==> flow/design.v <==
`timescale 1ns / 1ps
module AES_Composite_enc(Kin, Din, Dout, Krdy, Drdy, Kvld, Dvld, EN, BSY, CLK, RSTn, cc_out);  
   input  [127:0] Kin;   
   input [127:0]  Din;   
   output [127:0] Dout;  
   input          Krdy;  
   input          Drdy;  
   output         Kvld;  
   output         Dvld;  
   input          EN;    
   output         BSY;   
   input          CLK;   
   input          RSTn;  
   reg [127:0]    dat,key, rkey;
   reg [15:0]      dat0,dat1,dat2,dat3,dat4,dat5,dat6,dat7;   
   wire [127:0]   dat_next,rkey_next;
   wire [15:0] dat_next0;
   reg [79:0]      rnd;  
   reg [7:0]      rcon; 
   reg            sel;   
   reg            Dvld, Kvld, BSY;
   wire           rst;
	reg [79:0]      store;
   reg            m;
   reg [1:0]      n;
   reg [2:0]      k;
   reg [3:0]      l;
   reg [3:0] d;
   reg [7:0] i;  
   (* keep = "true" *) (* s = "true" *) output reg [31:0] cc_out;
   reg [31:0] R;
   wire [31:0] r;
   wire [31:0] b;
	reg [3:0] j;
	reg on;
assign rst = ~RSTn;
aes_core dut1(sel,i,dat,dat0,dat1,dat2,dat3,dat4,dat5,dat6,rkey_next,dat_next,dat_next0); 
KeyExpantion keyexpantion (.kin(rkey), .kout(rkey_next), .rcon(rcon));
always @(posedge CLK or posedge rst) begin
      if (rst)     Dvld <= 0;
      else if (EN) Dvld <= sel;
   end
   always @(posedge CLK or posedge rst) begin
      if (rst) Kvld <= 0;
      else if (EN) Kvld <= Krdy;
   end
   always @(posedge CLK or posedge rst) begin
      if (rst) BSY <= 0;
      else if (EN) BSY <= Drdy || (rnd[79:1] | sel);
   end  
 always@(posedge CLK or posedge rst)
 begin
  if(rst) i<=8'd0; 
  else if (EN) begin
       if(i[7])         i<=8'd1;
       else if(Drdy)    i<=8'd1;
       else if(~rnd[0]) i<={i[6:0],i[7]};
 end
 end
 always @(posedge CLK or posedge rst) begin
      if (rst)     sel <= 0;
      else if (EN) sel <= rnd[79];
   end
 always @(posedge CLK or posedge rst) begin
      if (rst)
      begin
              dat <= 128'h0;
              dat7<=16'h0;
      end
      else if (EN) begin
         if (Drdy)   
         begin             
         dat <= Din ^ Kin;
         end
         else if ((i[7]) && (~rnd[0]|sel)) 
            begin
            dat <= dat_next;   
            dat7<=dat_next0;   
            end
      end
   end
 always @(posedge CLK or posedge rst) begin
      if (rst)                 dat0 <= 16'h0;
      else if (EN) begin
          if ((i[0]) && (~rnd[0]|sel))  dat0 <= dat_next0;   
      end
   end
 always @(posedge CLK or posedge rst) begin
      if (rst)                 dat1 <= 16'h0;
      else if (EN) begin
          if ((i[1]) && (~rnd[0]|sel))  dat1 <= dat_next0; 
      end
   end
 always @(posedge CLK or posedge rst) begin
      if (rst)                 dat2 <= 16'h0;
      else if (EN) begin
          if ((i[2]) && (~rnd[0]|sel))  dat2 <= dat_next0; 
      end
   end
  always @(posedge CLK or posedge rst) begin
      if (rst)                 dat3 <= 16'h0;
      else if (EN) begin
          if ((i[3]) && (~rnd[0]|sel))  dat3<= dat_next0; 
      end
   end
always @(posedge CLK or posedge rst) begin
      if (rst)                 dat4 <= 16'h0;
      else if (EN) begin
          if ((i[4]) && (~rnd[0]|sel))  dat4<= dat_next0; 
      end
   end
always @(posedge CLK or posedge rst) begin
      if (rst)                 dat5 <= 16'h0;
      else if (EN) begin
          if ((i[5]) && (~rnd[0]|sel))  dat5<= dat_next0; 
      end
   end
always @(posedge CLK or posedge rst) begin
      if (rst)                 dat6 <= 16'h0;
      else if (EN) begin
          if ((i[6]) && (~rnd[0]|sel))  dat6<= dat_next0; 
      end
   end
 assign Dout = dat; 
 always @(posedge CLK or posedge rst) begin
      if (rst)     key <= 128'h0;
      else if (EN)
        if (Krdy)  key <= Kin;
   end
   always @(posedge CLK or posedge rst) begin
      if (rst)         rkey <= 128'h0;
      else if (EN) begin
         if (Krdy)        rkey <= Kin;
         else if (rnd[0] && ~on) rkey <= key;
         else if (i[7] && (~rnd[0]|sel)) rkey <= rkey_next;
      end
   end 
 always @(posedge CLK or posedge rst) begin
     if (rst)          rcon <= 8'h01;
     else if (EN) begin
        if (Drdy)    rcon <= 8'h01;
        else if ((i[7])&& ~rnd[0]) rcon <= xtime(rcon);
     end
   end
   function [7:0] xtime;
      input [7:0] x;
      xtime = (x[7]==1'b0)? {x[6:0],1'b0} : {x[6:0],1'b0} ^ 8'h1B;
   endfunction
	always @(posedge CLK or posedge rst) begin
      if (rst)                 m <= 1'b0;
		else if (m!=1'b0)           m <= 1'b0;
      else if (EN && (~store[0]) && (rnd[8] | rnd[72]) && d[0])   m <= 1'b1;
      else m <= 1'b0;
   end
   always @(posedge CLK or posedge rst) begin
      if (rst)                 n <= 2'b00;
		else if (n!=2'd0)           n <= {1'b0,n[1]};
      else if (EN && (~store[0]) && (rnd[8] | rnd[72]) && d[1])   n <= 2'b10;
		else n <= 2'd0;
   end
   always @(posedge CLK or posedge rst) begin
      if (rst)                 k <= 3'b000;
		else if (k!=3'd0)           k <= {1'b0,k[2:1]};    
      else if (EN && (~store[0]) && (rnd[8] | rnd[72]) && d[2])   k <= 3'b100;
		else k <= 3'd0;
   end
   always @(posedge CLK or posedge rst) begin
      if (rst)                 l <= 4'b0000;
		else if (l!=4'd0)           l <= {1'b0,l[3:1]};
      else if (EN && (~store[0]) && (rnd[8] | rnd[72]) && d[2])   l <= 4'b1000;
		else l <= 4'd0;
   end
	always @ (posedge CLK or posedge rst) begin
	   if (rst) on <= 1'b0;
		else if (rnd[8] | rnd[72] && ~store[0]) on <= 1'b1;
		else if ((!m) && (!n) && (!k) && (!l)) on <= 1'b0;
	end
	wire h = (on && (!m) && (!n) && (!k) && (!l));
	always @(posedge CLK or posedge rst) begin
      if (rst)    begin    rnd <= 80'd1;  store <= 80'd1; end
      else if (EN) begin
         if (Drdy)  begin       rnd <= {rnd[78:0], rnd[79]};  store <= 80'd0; end
         else if ((rnd[8] | rnd[72] && ~store[0]) || h)  begin 
                 if(store==80'd0) begin store <= {rnd[78:0], rnd[79]}; rnd <= 80'd1;  end
                 else if ((!m) && (!n) && (!k) && (!l)) begin rnd <= store; store <= 80'd0; end    
         end
			else if(~rnd[0])  rnd <= {rnd[78:0],rnd[79]};
      end
   end
   assign r = R;
   assign b = cc_out;
   always @ (posedge CLK or posedge rst) begin
   if (rst) R <= 32'hffffffff;
	else R <= cc_out;
   end
    always @ (posedge CLK or posedge rst) begin
      if (rst) j <= 4'd0;
		else if (sel) j <= 4'd0;
      else if (i[7]) j <= j + 4'd1;
      else j <= j;
    end
	wire g = ((|rnd[8:0]) || (j == 4'd9)) && BSY;
	always @ (*) begin
     if (rst) cc_out <= R;
     else if (g) begin  
		 case (dat_next0[1:0]%4)
         2'd0: cc_out[31:0] <= (r[0]==0)?(r[31:0]>>1):(r[31:0]<<1)+r[31:0]+32'd1;
         2'd1: cc_out[31:0] <= (r[0]==0)?(r[31:0]>>1):(r[31:0]<<2)+32'd1;
         2'd2: cc_out[31:0] <= (r[0]==0)?(r[31:0]>>1):(r[31:0]<<2)+r[31:0]+32'd1;
         2'd3: cc_out[31:0] <= (r[0]==0)?(r[31:0]>>1):(r[31:0]<<2)+(r[31:0]<<1)+32'd1;
         default: cc_out <= R;
       endcase
     end
     else cc_out <= R;
    end
	 wire [1:0]  p;
    assign p=cc_out%4;
    always@(*) begin
     case(p)
     0: begin d=4'b0001; end
     1: begin d=4'b0010; end
     2: begin d=4'b0100; end
     3: begin d=4'b1000; end
     endcase
	 end
endmodule
module aes_core(sel,i,dat,din0,din1,din2,din3,din4,din5,din6,k,datout,dout);
input sel;
input [7:0]i;
input [15:0] din0,din1,din2,din3,din4,din5,din6;
output reg[15:0] dout;
input [127:0] dat,k;
output [127:0] datout;
reg [15:0] a;
wire [15:0]b;  
wire [127:0]data,data1,data2;
wire [127:0] rx;  
wire [127:0] rs;  
wire [31:0] mx0,mx1,mx2,mx3;  
wire [31:0] my0,my1,my2,my3;  
masoleh f(a,b);
always@(*)begin 
    case(i)
    8'd1: begin
        a<=dat[127:112];
        dout<=b;
    end
    8'd2: begin
        a<=dat[111:96];
        dout<=b;
    end
    8'd4: begin
        a<=dat[95:80];
        dout<=b;
    end
    8'd8: begin
        a<=dat[79:64];
        dout<=b;
    end
    8'd16: begin
        a<=dat[63:48];
        dout<=b;
    end
    8'd32: begin
        a<=dat[47:32];
        dout<=b;
    end
    8'd64: begin
        a<=dat[31:16];
        dout<=b;
    end
    8'd128: begin
        a<=dat[15:0];
        dout<=b;
    end
	 default: begin
	     a<=dat[15:0];
        dout<=b;
	 end
    endcase
end
row_shift f17(rx,rs);
MixColumns f18(mx0,my0);
MixColumns f19(mx1,my1);
MixColumns f20(mx2,my2);
MixColumns f21(mx3,my3);
 assign data={din0,din1,din2,din3,din4,din5,din6,b};
 assign rx=data;
 assign data1=rs;
 assign {mx0,mx1,mx2,mx3}=data1;
 assign data2={my0,my1,my2,my3};
 assign datout=(sel)?data1^k:data2^k;
endmodule
module MixColumns(x, y);
   input  [31:0]  x;
   output [31:0]  y;
   wire [7:0]    a0, a1, a2, a3;
   wire [7:0]    b0, b1, b2, b3;
   assign a0 = x[31:24];
   assign a1 = x[23:16];
   assign a2 = x[15: 8];
   assign a3 = x[ 7: 0];
   assign b0 = xtime(a0);
   assign b1 = xtime(a1);
   assign b2 = xtime(a2);
   assign b3 = xtime(a3);
   assign y[31:24] =    b0 ^ a1^b1 ^ a2    ^ a3;
   assign y[23:16] = a0        ^b1 ^ a2^b2 ^ a3;
   assign y[15: 8] = a0    ^ a1        ^b2 ^ a3^b3;
   assign y[ 7: 0] = a0^b0 ^ a1    ^ a2        ^b3;
   function [7:0] xtime;
      input [7:0] x;
      xtime = (x[7]==1'b0)? {x[6:0],1'b0} : {x[6:0],1'b0} ^ 8'h1B;
   endfunction
endmodule  
module KeyExpantion (kin, kout, rcon);
   input [127:0]  kin;
   output [127:0] kout;
   input [7:0] 	  rcon;
   wire [31:0]   ws,wr, w0, w1, w2, w3;
   wire [15:0] ws1,ws2;
   masoleh max1({kin[23:16],kin[15:8]},ws1);
   masoleh max2({kin[7:0],kin[31:24]},ws2);
   assign ws={ws1,ws2};
   assign wr = {(ws[31:24] ^ rcon), ws[23:0]};
   assign w0 = wr ^ kin[127:96];
   assign w1 = w0 ^ kin[95:64];
   assign w2 = w1 ^ kin[63:32];
   assign w3 = w2 ^ kin[31:0];
   assign kout = {w0, w1, w2, w3};
endmodule  
module masoleh(x,y);  
input [15:0] x;
output [15:0] y;
wire [7:0] byte_in1, byte_in2;
wire [7:0] byte_out1, byte_out2;
assign byte_in1 = x[15:8];
assign byte_in2 = x[7:0];
Newlight_sbox cm1(byte_in1, byte_out1);
Newlight_sbox cm2(byte_in2, byte_out2);
assign y = {byte_out1, byte_out2};
endmodule
module Newlight_sbox( input [7:0] g,
                      output [7:0] s
    );
wire y1,y2,y3,y4,y5,y6,y7,y8,y9,y10,y11,y12,y13,y14,y15,y16,y17,y18;
wire l1,l2,l3,l4;
wire x1,x2,x3,x4;
wire r1,r2,r3,r4,r5,r6,r7,r8,r9,r10,r11,r12;
In_tf m1 (.g(g),.a0(y1),.a1(y2),.a2(y3),.a3(y4),.b0(y5),.b1(y6),.b2(y7),.b3(y8),
          .a01(y9),.a02(y10),.a13(y11),.a23(y12),.ap(y13),.b01(y14),.b02(y15),.b13(y16),.b23(y17),.bp(y18)   );
expo_comp m2 (.a0(y1) ,.a1(y2),.a2(y3),.a3(y4),.b0(y5),.b1(y6),.b2(y7),.b3(y8),
           .a01(y9),.a02(y10),.a13(y11),.a23(y12),.ap(y13),.b01(y14),.b02(y15),.b13(y16),.b23(y17),.bp(y18),.d0(l1),.d1(l2),.d2(l3),.d3(l4));
Inv_4 m3 (   .d0(l1),.d1(l2),.d2(l3),.d3(l4),.e0(x1),.e1(x2),.e2(x3),.e3(x4)  );
mul_out m4 ( .e0(x1),.e1(x2),.e2(x3),.e3(x4),.a0(y1),.a1(y2),.a2(y3),.a3(y4),.b0(y5),.b1(y6),.b2(y7),.b3(y8),
             .a01(y9),.a02(y10),.a13(y11),.a23(y12),.ap(y13),.b01(y14),.b02(y15),.b13(y16),.b23(y17),.bp(y18),
             .w0(r1),.w1(r2),.w2(r3),.w3(r4),.w4(r5),.w5(r6),.z0(r7),.z1(r8),.z2(r9),.z3(r10),.z4(r11),.z5(r12) );
out_tf m5 (  .w0(r1),.w1(r2),.w2(r3),.w3(r4),.w4(r5),.w5(r6),.z0(r7),.z1(r8),.z2(r9),.z3(r10),.z4(r11),.z5(r12),.s(s));            
endmodule
module In_tf(input [7:0] g,
             output a0,a1,a2,a3,b0,b1,b2,b3,
             output a01,a02,a13,a23,ap,b01,b02,b13,b23,bp
             );
             wire t0,t1;
assign a0 = b3^g[4];
assign a1 = a13^a3;
assign a2 = b3^g[7];
assign a3 = b3^g[1];
assign b0 = g[0];
assign b1 = b01^g[0];
assign b2 = b0^b02;
assign b3 = b23^b2;
assign a01 = a23^ap;
assign a02 = g[7]^g[4];
assign a13 = g[7]^g[2];
assign a23 = g[7]^g[1];
assign ap = g[4]^g[2];
assign b01 = t0^a01;
assign b02 = t1^g[6];
assign b13 = b02^bp;
assign b23 = t1^g[5];
assign bp = b23^b01;
assign t0 = g[3]^g[2];
assign t1 = t0^g[1]; 
endmodule
module expo_comp( input a0,a1,a2,a3,b0,b1,b2,b3,a01,a02,a13,a23,ap,b01,b02,b13,b23,bp,
                  output d0,d1,d2,d3  );
assign d0 = ~(a01&b01)^(~(a02&b02))^(~(a0&b0))^(~(a13|b13));
assign d1 = ~(a01&b01)^(~(a02|b02))^(~(a1&b1))^(~(ap&bp));
assign d2 = ~(a2|b2)^(~(a13&b13))^(~(a23&b23))^(~(a02&b02));
assign d3 = ~(a3&b3)^(~(ap&bp))^(~(a23|b23))^(~(a02&b02));                 
endmodule
module Inv_4( input d0,d1,d2,d3,
              output e0,e1,e2,e3 );
   assign e0 = d3&(d0^d1) | d2&((~d0)|d3);
   assign e1 = (~d2)&d3&(d0^~d1) | d2&(d1|(~d3));           
   assign e2 = d1&(d2^d3) | d0&((~d2)|d1);   
   assign e3 = (~d0)&d1&(d2^~d3) | d0&(d3 | (~d1));       
endmodule
module mul_out( input a0,a1,a2,a3,b0,b1,b2,b3,a01,a02,a13,a23,ap,b01,b02,b13,b23,bp,
                      e0,e1,e2,e3,
                output w0,w1,w2,w3,w4,w5,
                output z0,z1,z2,z3,z4,z5      
    );
  wire e02,e13;
assign  e02 = e0^e2;
assign  e13 = e1^e3;
assign w0 = ~(b1&e0)^(~(b01&e1)); 
assign w1 = ~(b0&e1)^(~(b01&e0));
assign w2 = ~(b3&e2)^(~(b23&e3));
assign w3 = ~(b2&e3)^(~(b23&e2));
assign w4 = ~(b13&e13)^(~(b02&e02));
assign w5 = ~(bp&e13)^(~(b13&e02));
assign z0 = ~(a1&e0)^(~(a01&e1));
assign z1 = ~(a0&e1)^(~(a01&e0));
assign z2 = ~(a3&e2)^(~(a23&e3));
assign z3 = ~(a2&e3)^(~(a23&e2));
assign z4 = ~(a13&e13)^(~(a02&e02));
assign z5 = ~(ap&e13)^(~(a13&e02));   
endmodule
module out_tf( input w0,w1,w2,w3,w4,w5,
               input z0,z1,z2,z3,z4,z5,
               output [7:0] s
                                         );
 wire t2,t3,t4,t5,t6;                                        
 assign t2 = w3^z1^z5;                                        
 assign t3 = w0^w2;
 assign t4 = w3^w5;
 assign t5 = w0^w4;  
 assign t6 = t5^z2;
 assign s[7] = t2^w5;
 assign s[6] = t4^~s[4];
 assign s[5] = t6^~z4;
 assign s[4] = t2^w1;
 assign s[3] = t3^s[4];
 assign s[2] = t6^z0^s[7];
 assign s[1] = t5^t4^s[0];
 assign s[0] = ~(t3^z3^z5);
endmodule
module row_shift(sb,rs);
input [127:0] sb;
output reg [127:0] rs;
always@(sb)
begin
       rs[127:120] = sb[127:120];  
       rs[119:112] = sb[87:80];  
       rs[111:104] = sb[47:40];  
       rs[103:96]  = sb[7:0];    
       rs[95:88]   = sb[95:88];  
       rs[87:80]   = sb[55:48];  
       rs[79:72]   = sb[15:8];   
       rs[71:64]   = sb[103:96]; 
       rs[63:56]   = sb[63:56];  
       rs[55:48]   = sb[23:16];  
       rs[47:40]   = sb[111:104]; 
       rs[39:32]   = sb[71:64];  
       rs[31:24]   = sb[31:24];  
       rs[23:16]   = sb[119:112];  
       rs[15:8]    = sb[79:72];  
       rs[7:0]     = sb[39:32];  
end                 
endmodule
Tool chain data of AES_Composite_enc
The steps from the RTL of AES_Composite_enc to its reports follow in flow order.
Lines are those of the file above, counted from 1.
Operators: Yosys type, input widths -> output width; for muxes data width and select width s.
{"block": "setup", "design": "AES_Composite_enc", "clock": "CLK", "cell_library": "sky130hd", "pvt_corner": "tt_025C_1v80"}

Elaborated design
Source: Yosys, flattened and elaborated, memories not mapped. Widths are those after wreduce. Registers that Yosys merges into a memory's read port (data or address) are not register bits. Print and check cells do not count. Equal cells are merged and count once.
{"block": "bits", "inputBits": 261, "out_inout_bits": 163, "reg_bits": 723}
{"block": "classes", "n_eq": 17, "logic": 1061, "reduce_and_logical": 60, "add_sub_neg": 8, "n_mux": 58}
{"block": "op_table", "operator": "$mux 128", "count": 6}
{"block": "op_table", "operator": "$mux 80", "count": 9}
{"block": "op_table", "operator": "$xor 8x8->8", "count": 65}
{"block": "op_table", "operator": "$xor 128x128->128", "count": 3}
{"block": "op_table", "operator": "$xor 1x1->1", "count": 372}
{"block": "op_table", "operator": "$and 1x1->1", "count": 252}
{"block": "op_table", "operator": "$not 1->1", "count": 249}
{"block": "op_table", "operator": "$mux 32", "count": 6}
{"block": "op_table", "operator": "$add 32x1->32 const B", "count": 4}
{"block": "op_table", "operator": "$xor 32x32->32", "count": 4}
{"block": "op_table", "operator": "$pmux 32 s4", "count": 1}
{"block": "op_table", "operator": "$pmux 16 s7", "count": 1}
{"block": "op_table", "operator": "$add 32x32->32", "count": 3}
{"block": "op_table", "operator": "$mux 5", "count": 17}
{"block": "op_table", "operator": "$logic_not 80->1", "count": 1}
{"block": "op_table", "operator": "$logic_or 1x79->1", "count": 1}
{"block": "op_table", "operator": "$or 79x1->79", "count": 1}
{"block": "op_table", "operator": "$or 1x1->1", "count": 74}
{"block": "op_table", "operator": "$not 4->4", "count": 17}
{"block": "op_table", "operator": "$mux 8", "count": 5}
{"block": "op_table", "operator": "$logic_not 32->1", "count": 1}
{"block": "op_table", "operator": "$reduce_and 2->1", "count": 13}
{"block": "op_table", "operator": "$xnor 1x1->1", "count": 24}
{"block": "op_table", "operator": "$logic_and 1x1->1", "count": 24}
{"block": "op_table", "operator": "$mux 4", "count": 4}
{"block": "op_table", "operator": "$reduce_bool 2->1", "count": 6}
{"block": "op_table", "operator": "$pmux 3 s4", "count": 1}
{"block": "op_table", "operator": "$reduce_bool 3->1", "count": 3}
Other operator kinds: 25; their cells: 37.

Logic depth
Yosys ltp: most cells in a row. Word level: on the elaborated netlist, between registers, memories and ports. Mapped: between sequential cells and ports; inverters and the memories' decode and read muxes count.
{"block": "logic_depth", "ltp_word": 34, "ABC_AREA": 0, "mapped_depth": 45, "depth_no_buf": 37}

Synthesis result
Yosys stat after the flow's synthesis: flattened, memories mapped to cells. It holds for the ABC_AREA given above (unset counts as 0); a run with the other value may have another netlist.
The area totals of this step are shown rounded.
{"block": "mapped", "buf_cells": 511, "sequential_area_um2": 18140, "flip_flops": 723, "synth_area_um2": 54010, "cells": 6466}
{"block": "by_type", "type": "sky130_fd_sc_hd__dfrtp_1", "count": 688}
{"block": "by_type", "type": "sky130_fd_sc_hd__xnor2_1", "count": 860}
{"block": "by_type", "type": "sky130_fd_sc_hd__o21ai_0", "count": 708}
{"block": "by_type", "type": "sky130_fd_sc_hd__nand2_1", "count": 932}
{"block": "by_type", "type": "sky130_fd_sc_hd__xor2_1", "count": 328}
{"block": "by_type", "type": "sky130_fd_sc_hd__a21oi_1", "count": 503}
{"block": "by_type", "type": "sky130_fd_sc_hd__nor2_1", "count": 449}
{"block": "by_type", "type": "sky130_fd_sc_hd__clkbuf_1", "count": 443}
{"block": "by_type", "type": "sky130_fd_sc_hd__mux2_2", "count": 145}
{"block": "by_type", "type": "sky130_fd_sc_hd__ha_1", "count": 93}
{"block": "by_type", "type": "sky130_fd_sc_hd__dfstp_2", "count": 35}
{"block": "by_type", "type": "sky130_fd_sc_hd__a22oi_1", "count": 105}
{"block": "by_type", "type": "sky130_fd_sc_hd__a211oi_1", "count": 102}
{"block": "by_type", "type": "sky130_fd_sc_hd__xnor3_1", "count": 32}
{"block": "by_type", "type": "sky130_fd_sc_hd__mux2i_1", "count": 53}
{"block": "by_type", "type": "sky130_fd_sc_hd__nor4_1", "count": 54}
{"block": "by_type", "type": "sky130_fd_sc_hd__nand3b_1", "count": 43}
{"block": "by_type", "type": "sky130_fd_sc_hd__nor3_1", "count": 61}
Not listed: further types 94, cells in them 832.
By module: a second synthesis without flattening, with its own total; a netlist apart from the flattened one above.
{"block": "unflattened", "hier_cells": 5638, "area_unflattened_um2": 54030}
Rows give one instance, submodules left out.
{"block": "modules", "mod": "AES_Composite_enc", "area_um2": 36960, "n_inst": 1, "cells": 3881, "mod_seq_area_um2": 18140}
{"block": "modules", "mod": "MixColumns", "area_um2": 1343, "n_inst": 4, "cells": 82, "mod_seq_area_um2": 0.0}
{"block": "modules", "mod": "aes_core", "area_um2": 3416, "n_inst": 1, "cells": 394, "mod_seq_area_um2": 0.0}
{"block": "modules", "mod": "In_tf", "area_um2": 334.1, "n_inst": 6, "cells": 29, "mod_seq_area_um2": 0.0}
{"block": "modules", "mod": "KeyExpantion", "area_um2": 1550, "n_inst": 1, "cells": 175, "mod_seq_area_um2": 0.0}
{"block": "modules", "mod": "mul_out", "area_um2": 212.7, "n_inst": 6, "cells": 38, "mod_seq_area_um2": 0.0}
{"block": "modules", "mod": "out_tf", "area_um2": 170.2, "n_inst": 6, "cells": 16, "mod_seq_area_um2": 0.0}
{"block": "modules", "mod": "row_shift", "area_um2": 960.9, "n_inst": 1, "cells": 128, "mod_seq_area_um2": 0.0}
{"block": "modules", "mod": "expo_comp", "area_um2": 152.6, "n_inst": 6, "cells": 24, "mod_seq_area_um2": 0.0}
{"block": "modules", "mod": "Inv_4", "area_um2": 93.8, "n_inst": 6, "cells": 15, "mod_seq_area_um2": 0.0}
{"block": "modules", "mod": "Newlight_sbox", "area_um2": 0.0, "n_inst": 6, "cells": 0, "mod_seq_area_um2": 0.0}
{"block": "modules", "mod": "masoleh", "area_um2": 0.0, "n_inst": 3, "cells": 0, "mod_seq_area_um2": 0.0}

Path before layout
Path of least setup slack by OpenSTA after synthesis, without wires, with an ideal clock, recovery checks aside; 20% of the period is set as input and as output delay. Where synthesis merged equal registers, the netlist keeps one of their names.
{"block": "synth_timing", "path_kind": "reg2out", "from": "reg i[1]", "to": "out cc_out[16]", "n_path_buf": 5, "arrival_ns": 8.818, "delay_ns": 8.818, "output_delay_ns": 2.800, "t_first_pin_ns": 0.000, "setup_slack_ns": 2.382, "clock_period_ns": 14.0, "driving_pins": 40, "t_required_ns": 11.200, "period_less_setup_slack_ns": 11.618}
"delay_ns" is the arrival time less input delay plus setup time.
A path that ends at an output port has no setup time.
"driving_pins": output pins that drive a net of the path, with the launching flip-flop's if there is one; two outputs of one cell count as two.
"period_less_setup_slack_ns" is the clock period less the worst setup slack; recovery checks do not enter. This is arithmetic on one report: input and output delays are still those of the set period (20% each).
The rows between start and end are the longest chain of elaborated cells between them; the timing report does not say that the signal goes this way. Where chains are equally long, one stands for them.
A line is the first line of the expression or statement that the cell stems from. Yosys adds cells for indexed reads and writes and turns some case tables into memories.
At most two assigning lines are given for a register; there are more.
{"block": "synth_between", "path_cell_list": "sky130_fd_sc_hd__dfrtp_1 > sky130_fd_sc_hd__buf_6 > sky130_fd_sc_hd__or4_4 > sky130_fd_sc_hd__or3_4 > sky130_fd_sc_hd__and4_1 > sky130_fd_sc_hd__buf_2 > sky130_fd_sc_hd__nor4_4 > sky130_fd_sc_hd__nor2_2 > sky130_fd_sc_hd__xnor2_1 > sky130_fd_sc_hd__xnor2_1 > sky130_fd_sc_hd__ha_1 > sky130_fd_sc_hd__or4_1 > sky130_fd_sc_hd__a22oi_1 > sky130_fd_sc_hd__xnor2_1 > sky130_fd_sc_hd__xnor2_1 > sky130_fd_sc_hd__xnor2_1 > sky130_fd_sc_hd__inv_1 > sky130_fd_sc_hd__ha_1 > [... 4 more ...] > sky130_fd_sc_hd__xor2_2 > sky130_fd_sc_hd__xnor3_1 > sky130_fd_sc_hd__clkbuf_1 > sky130_fd_sc_hd__inv_1 > sky130_fd_sc_hd__ha_1 > sky130_fd_sc_hd__clkbuf_1 > sky130_fd_sc_hd__clkinv_1 > sky130_fd_sc_hd__a21oi_1 > sky130_fd_sc_hd__or2_2 > sky130_fd_sc_hd__clkbuf_1 > sky130_fd_sc_hd__nor2_1 > sky130_fd_sc_hd__nor2_1 > sky130_fd_sc_hd__a21oi_1 > sky130_fd_sc_hd__o21ai_0 > sky130_fd_sc_hd__a21oi_1 > sky130_fd_sc_hd__o21ai_0 > sky130_fd_sc_hd__o21ai_0 > sky130_fd_sc_hd__o21ai_0", "elab_chain_len": 29}
{"block": "synth_lines", "element": "start: declaration", "line_no": 29, "source": "reg [7:0] i;"}
{"block": "synth_lines", "element": "start: assignment", "line_no": 53, "source": "if(rst) i<=8'd0;"}
{"block": "synth_lines", "element": "start: assignment", "line_no": 57, "source": "else if(~rnd[0]) i<={i[6:0],i[7]};"}
{"block": "synth_lines", "element": "$eq 8x7->1", "line_no": 243, "source": "case(i)"}
{"block": "synth_lines", "element": "$pmux 16 s7", "line_no": 243}
{"block": "synth_lines", "element": "$xor 1x1->1", "line_no": 383, "source": "assign t0 = g[3]^g[2];"}
{"block": "synth_lines", "element": "$xor 1x1->1", "line_no": 384, "source": "assign t1 = t0^g[1];"}
{"block": "synth_lines", "element": "$xor 1x1->1", "line_no": 379, "source": "assign b02 = t1^g[6];"}
{"block": "synth_lines", "element": "$xor 1x1->1", "line_no": 371, "source": "assign b2 = b0^b02;"}
{"block": "synth_lines", "element": "$xor 1x1->1", "line_no": 372, "source": "assign b3 = b23^b2;"}
{"block": "synth_lines", "element": "[... 14 more ...]"}
{"block": "synth_lines", "element": "$xor 1x1->1 x2", "line_no": 438, "source": "assign s[0] = ~(t3^z3^z5);"}
{"block": "synth_lines", "element": "$not 1->1", "line_no": 438}
{"block": "synth_lines", "element": "$xor 1x1->1", "line_no": 437, "source": "assign s[1] = t5^t4^s[0];"}
{"block": "synth_lines", "element": "$eq 2x2->1", "line_no": 206, "source": "case (dat_next0[1:0]%4)"}
{"block": "synth_lines", "element": "$pmux 32 s4", "line_no": 206}
{"block": "synth_lines", "element": "$mux 32", "line_no": 205, "source": "else if (g) begin"}
{"block": "synth_lines", "element": "$mux 32", "line_no": 204, "source": "if (rst) cc_out <= R;"}
{"block": "synth_lines", "element": "end: declaration", "line_no": 30, "source": "(* keep = \"true\" *) (* s = \"true\" *) output reg [31:0] cc_out;"}
Nets of the timed path that keep an RTL name, with a line that drives or declares them; the list need not be complete.
{"block": "synth_nets", "signal": "dat_next0[0]", "line_no": 438}

Path in the finished layout
From the final timing report of flow run 3: the path of least setup slack in the routed layout; clock arrival at registers is part of the times.
{"block": "layout_timing", "path_kind": "reg2out", "from": "reg i[4]", "to": "out cc_out[16]", "clock_period_ns": 14.0, "t_first_pin_ns": 0.68, "driving_pins": 39, "n_path_buf": 4, "arrival_ns": 10.65, "setup_slack_ns": 0.55, "output_delay_ns": 2.80, "t_required_ns": 11.20}
The rows between start and end are the longest chain of elaborated cells between them; the timing report does not say that the signal goes this way. Where chains are equally long, one stands for them.
At most two assigning lines are given for a register; there are more.
{"block": "layout_between", "path_cell_list": "sky130_fd_sc_hd__dfrtp_1 > sky130_fd_sc_hd__buf_4 > sky130_fd_sc_hd__or4_4 > sky130_fd_sc_hd__or3_4 > sky130_fd_sc_hd__and4_1 > sky130_fd_sc_hd__nor4_4 > sky130_fd_sc_hd__nor2_2 > sky130_fd_sc_hd__xnor2_4 > sky130_fd_sc_hd__xnor2_2 > sky130_fd_sc_hd__ha_1 > sky130_fd_sc_hd__or4_1 > sky130_fd_sc_hd__a22oi_1 > sky130_fd_sc_hd__xnor2_1 > sky130_fd_sc_hd__xnor2_1 > sky130_fd_sc_hd__xnor2_1 > sky130_fd_sc_hd__inv_1 > sky130_fd_sc_hd__ha_1 > sky130_fd_sc_hd__or2_2 > [... 3 more ...] > sky130_fd_sc_hd__a21o_1 > sky130_fd_sc_hd__xnor2_1 > sky130_fd_sc_hd__buf_4 > sky130_fd_sc_hd__xor2_2 > sky130_fd_sc_hd__ha_1 > sky130_fd_sc_hd__clkinv_1 > sky130_fd_sc_hd__a21oi_1 > sky130_fd_sc_hd__or2_4 > sky130_fd_sc_hd__nor2_1 > sky130_fd_sc_hd__nor2_1 > sky130_fd_sc_hd__buf_4 > sky130_fd_sc_hd__a21oi_1 > sky130_fd_sc_hd__o21ai_0 > sky130_fd_sc_hd__a21oi_1 > sky130_fd_sc_hd__o21ai_0 > sky130_fd_sc_hd__o21ai_0 > sky130_fd_sc_hd__o21ai_1 > sky130_fd_sc_hd__clkdlybuf4s50_1", "elab_chain_len": 29}
{"block": "layout_lines", "element": "start: declaration", "line_no": 29, "source": "reg [7:0] i;"}
{"block": "layout_lines", "element": "start: assignment", "line_no": 53, "source": "if(rst) i<=8'd0;"}
{"block": "layout_lines", "element": "start: assignment", "line_no": 57, "source": "else if(~rnd[0]) i<={i[6:0],i[7]};"}
{"block": "layout_lines", "element": "$eq 8x7->1", "line_no": 243, "source": "case(i)"}
{"block": "layout_lines", "element": "$pmux 16 s7", "line_no": 243}
{"block": "layout_lines", "element": "$xor 1x1->1", "line_no": 383, "source": "assign t0 = g[3]^g[2];"}
{"block": "layout_lines", "element": "$xor 1x1->1", "line_no": 384, "source": "assign t1 = t0^g[1];"}
{"block": "layout_lines", "element": "$xor 1x1->1", "line_no": 379, "source": "assign b02 = t1^g[6];"}
{"block": "layout_lines", "element": "$xor 1x1->1", "line_no": 371, "source": "assign b2 = b0^b02;"}
{"block": "layout_lines", "element": "$xor 1x1->1", "line_no": 372, "source": "assign b3 = b23^b2;"}
{"block": "layout_lines", "element": "[... 14 more ...]"}
{"block": "layout_lines", "element": "$xor 1x1->1 x2", "line_no": 438, "source": "assign s[0] = ~(t3^z3^z5);"}
{"block": "layout_lines", "element": "$not 1->1", "line_no": 438}
{"block": "layout_lines", "element": "$xor 1x1->1", "line_no": 437, "source": "assign s[1] = t5^t4^s[0];"}
{"block": "layout_lines", "element": "$eq 2x2->1", "line_no": 206, "source": "case (dat_next0[1:0]%4)"}
{"block": "layout_lines", "element": "$pmux 32 s4", "line_no": 206}
{"block": "layout_lines", "element": "$mux 32", "line_no": 205, "source": "else if (g) begin"}
{"block": "layout_lines", "element": "$mux 32", "line_no": 204, "source": "if (rst) cc_out <= R;"}
{"block": "layout_lines", "element": "end: declaration", "line_no": 30, "source": "(* keep = \"true\" *) (* s = \"true\" *) output reg [31:0] cc_out;"}

Hand-over note for AES_Composite_enc

AES_Composite_enc through Yosys and OpenROAD on sky130hd: 3 stored runs, unordered, with their settings and measured results. The constraints put input and output delay at 20% of the set period each and load the outputs with 0.01 pF.
"clock_period_reached_ns": clock period set for the run, less the worst setup slack. It is reckoned from that one timing run; input and output delays stay at 20% of the period that was set.
The results are shown rounded.

Flow run 1
==> flow/run.sh <==
#!/bin/bash
# the make line also repeats the synthesis and layout settings of config.mk as NAME=value (left out here)
make -C /OpenROAD-flow-scripts/flow DESIGN_CONFIG=/design/flow/config.mk WORK_HOME=/design/flow/orfs CLKGATE_MAP_FILE= finish
==> flow/config.mk <==
export PLATFORM = sky130hd
export DESIGN_NAME = AES_Composite_enc
export DESIGN_NICKNAME = AES_Composite_enc
export VERILOG_FILES = /design/flow/design.v
export SDC_FILE = /design/flow/constraint.sdc
export NUM_CORES = 4
export LEC_CHECK = 0
export CAP_MARGIN = 20
export CELL_PAD_IN_SITES_DETAIL_PLACEMENT = 2
export CELL_PAD_IN_SITES_GLOBAL_PLACEMENT = 2
export CORE_ASPECT_RATIO = 1.6
export CORE_MARGIN = 2
export CORE_UTILIZATION = 40
export CTS_CLUSTER_SIZE = 94
export GPL_TIMING_DRIVEN = 0
export HOLD_SLACK_MARGIN = 0.04
export MIN_ROUTING_LAYER = met2
export SETUP_SLACK_MARGIN = 1.51
export SLEW_MARGIN = 10
==> flow/constraint.sdc <==
create_clock -name core_clock -period 14.0 [get_ports {CLK}]
set_input_delay 2.8000 -clock core_clock [delete_from_list [all_inputs] [get_ports {CLK}]]
set_output_delay 2.8000 -clock core_clock [all_outputs]
set_load 0.01 [all_outputs]

==> results of flow run 1, as JSON <==
{
  "outcome": "unfinished; error GRT-0116 in routing"
}

Flow run 2
==> flow/run.sh <==
#!/bin/bash
# the make line also repeats the synthesis and layout settings of config.mk as NAME=value (left out here)
make -C /OpenROAD-flow-scripts/flow DESIGN_CONFIG=/design/flow/config.mk WORK_HOME=/design/flow/orfs CLKGATE_MAP_FILE= finish
==> flow/config.mk <==
export PLATFORM = sky130hd
export DESIGN_NAME = AES_Composite_enc
export DESIGN_NICKNAME = AES_Composite_enc
export VERILOG_FILES = /design/flow/design.v
export SDC_FILE = /design/flow/constraint.sdc
export NUM_CORES = 4
export LEC_CHECK = 0
export ABC_AREA = 0
export CAP_MARGIN = 20
export CELL_PAD_IN_SITES_DETAIL_PLACEMENT = 2
export CORE_ASPECT_RATIO = 1.84
export CORE_MARGIN = 2
export CORE_UTILIZATION = 47
export GPL_ROUTABILITY_DRIVEN = 1
export GPL_TIMING_DRIVEN = 0
export PLACE_DENSITY_LB_ADDON = 0.02
export SETUP_SLACK_MARGIN = 1.68
export SLEW_MARGIN = 20
==> flow/constraint.sdc <==
create_clock -name core_clock -period 7.64 [get_ports {CLK}]
set_input_delay 1.5280 -clock core_clock [delete_from_list [all_inputs] [get_ports {CLK}]]
set_output_delay 1.5280 -clock core_clock [all_outputs]
set_load 0.01 [all_outputs]

==> results of flow run 2, as JSON <==
{
  "outcome": "unfinished; error DPL-0033 in placement"
}

Flow run 3
==> flow/run.sh <==
#!/bin/bash
# the make line also repeats the synthesis and layout settings of config.mk as NAME=value (left out here)
make -C /OpenROAD-flow-scripts/flow DESIGN_CONFIG=/design/flow/config.mk WORK_HOME=/design/flow/orfs CLKGATE_MAP_FILE= finish
==> flow/config.mk <==
export PLATFORM = sky130hd
export DESIGN_NAME = AES_Composite_enc
export DESIGN_NICKNAME = AES_Composite_enc
export VERILOG_FILES = /design/flow/design.v
export SDC_FILE = /design/flow/constraint.sdc
export NUM_CORES = 4
export LEC_CHECK = 0
export CAP_MARGIN = 20
export CELL_PAD_IN_SITES_DETAIL_PLACEMENT = 2
export CELL_PAD_IN_SITES_GLOBAL_PLACEMENT = 3
export CORE_ASPECT_RATIO = 1.6
export CORE_MARGIN = 7
export CORE_UTILIZATION = 40
export CTS_CLUSTER_DIAMETER = 168
export CTS_CLUSTER_SIZE = 74
export GPL_ROUTABILITY_DRIVEN = 0
export GPL_TIMING_DRIVEN = 1
export HOLD_SLACK_MARGIN = 0.04
export MAX_ROUTING_LAYER = met4
export MIN_ROUTING_LAYER = met1
export SLEW_MARGIN = 20
==> flow/constraint.sdc <==
create_clock -name core_clock -period 14.0 [get_ports {CLK}]
set_input_delay 2.8000 -clock core_clock [delete_from_list [all_inputs] [get_ports {CLK}]]
set_output_delay 2.8000 -clock core_clock [all_outputs]
set_load 0.01 [all_outputs]

==> results of flow run 3, as JSON <==
{
  "synth_area_um2": 54010,
  "die_area_um2": 145800,
  "stdcell_area_um2": 60350,
  "util_pct": 45.0,
  "worst_setup_slack_ns": 0.546,
  "setupTns_ns": 0.000,
  "worst_hold_slack_ns": 0.406,
  "clock_period_reached_ns": 13.454
}

End of note.
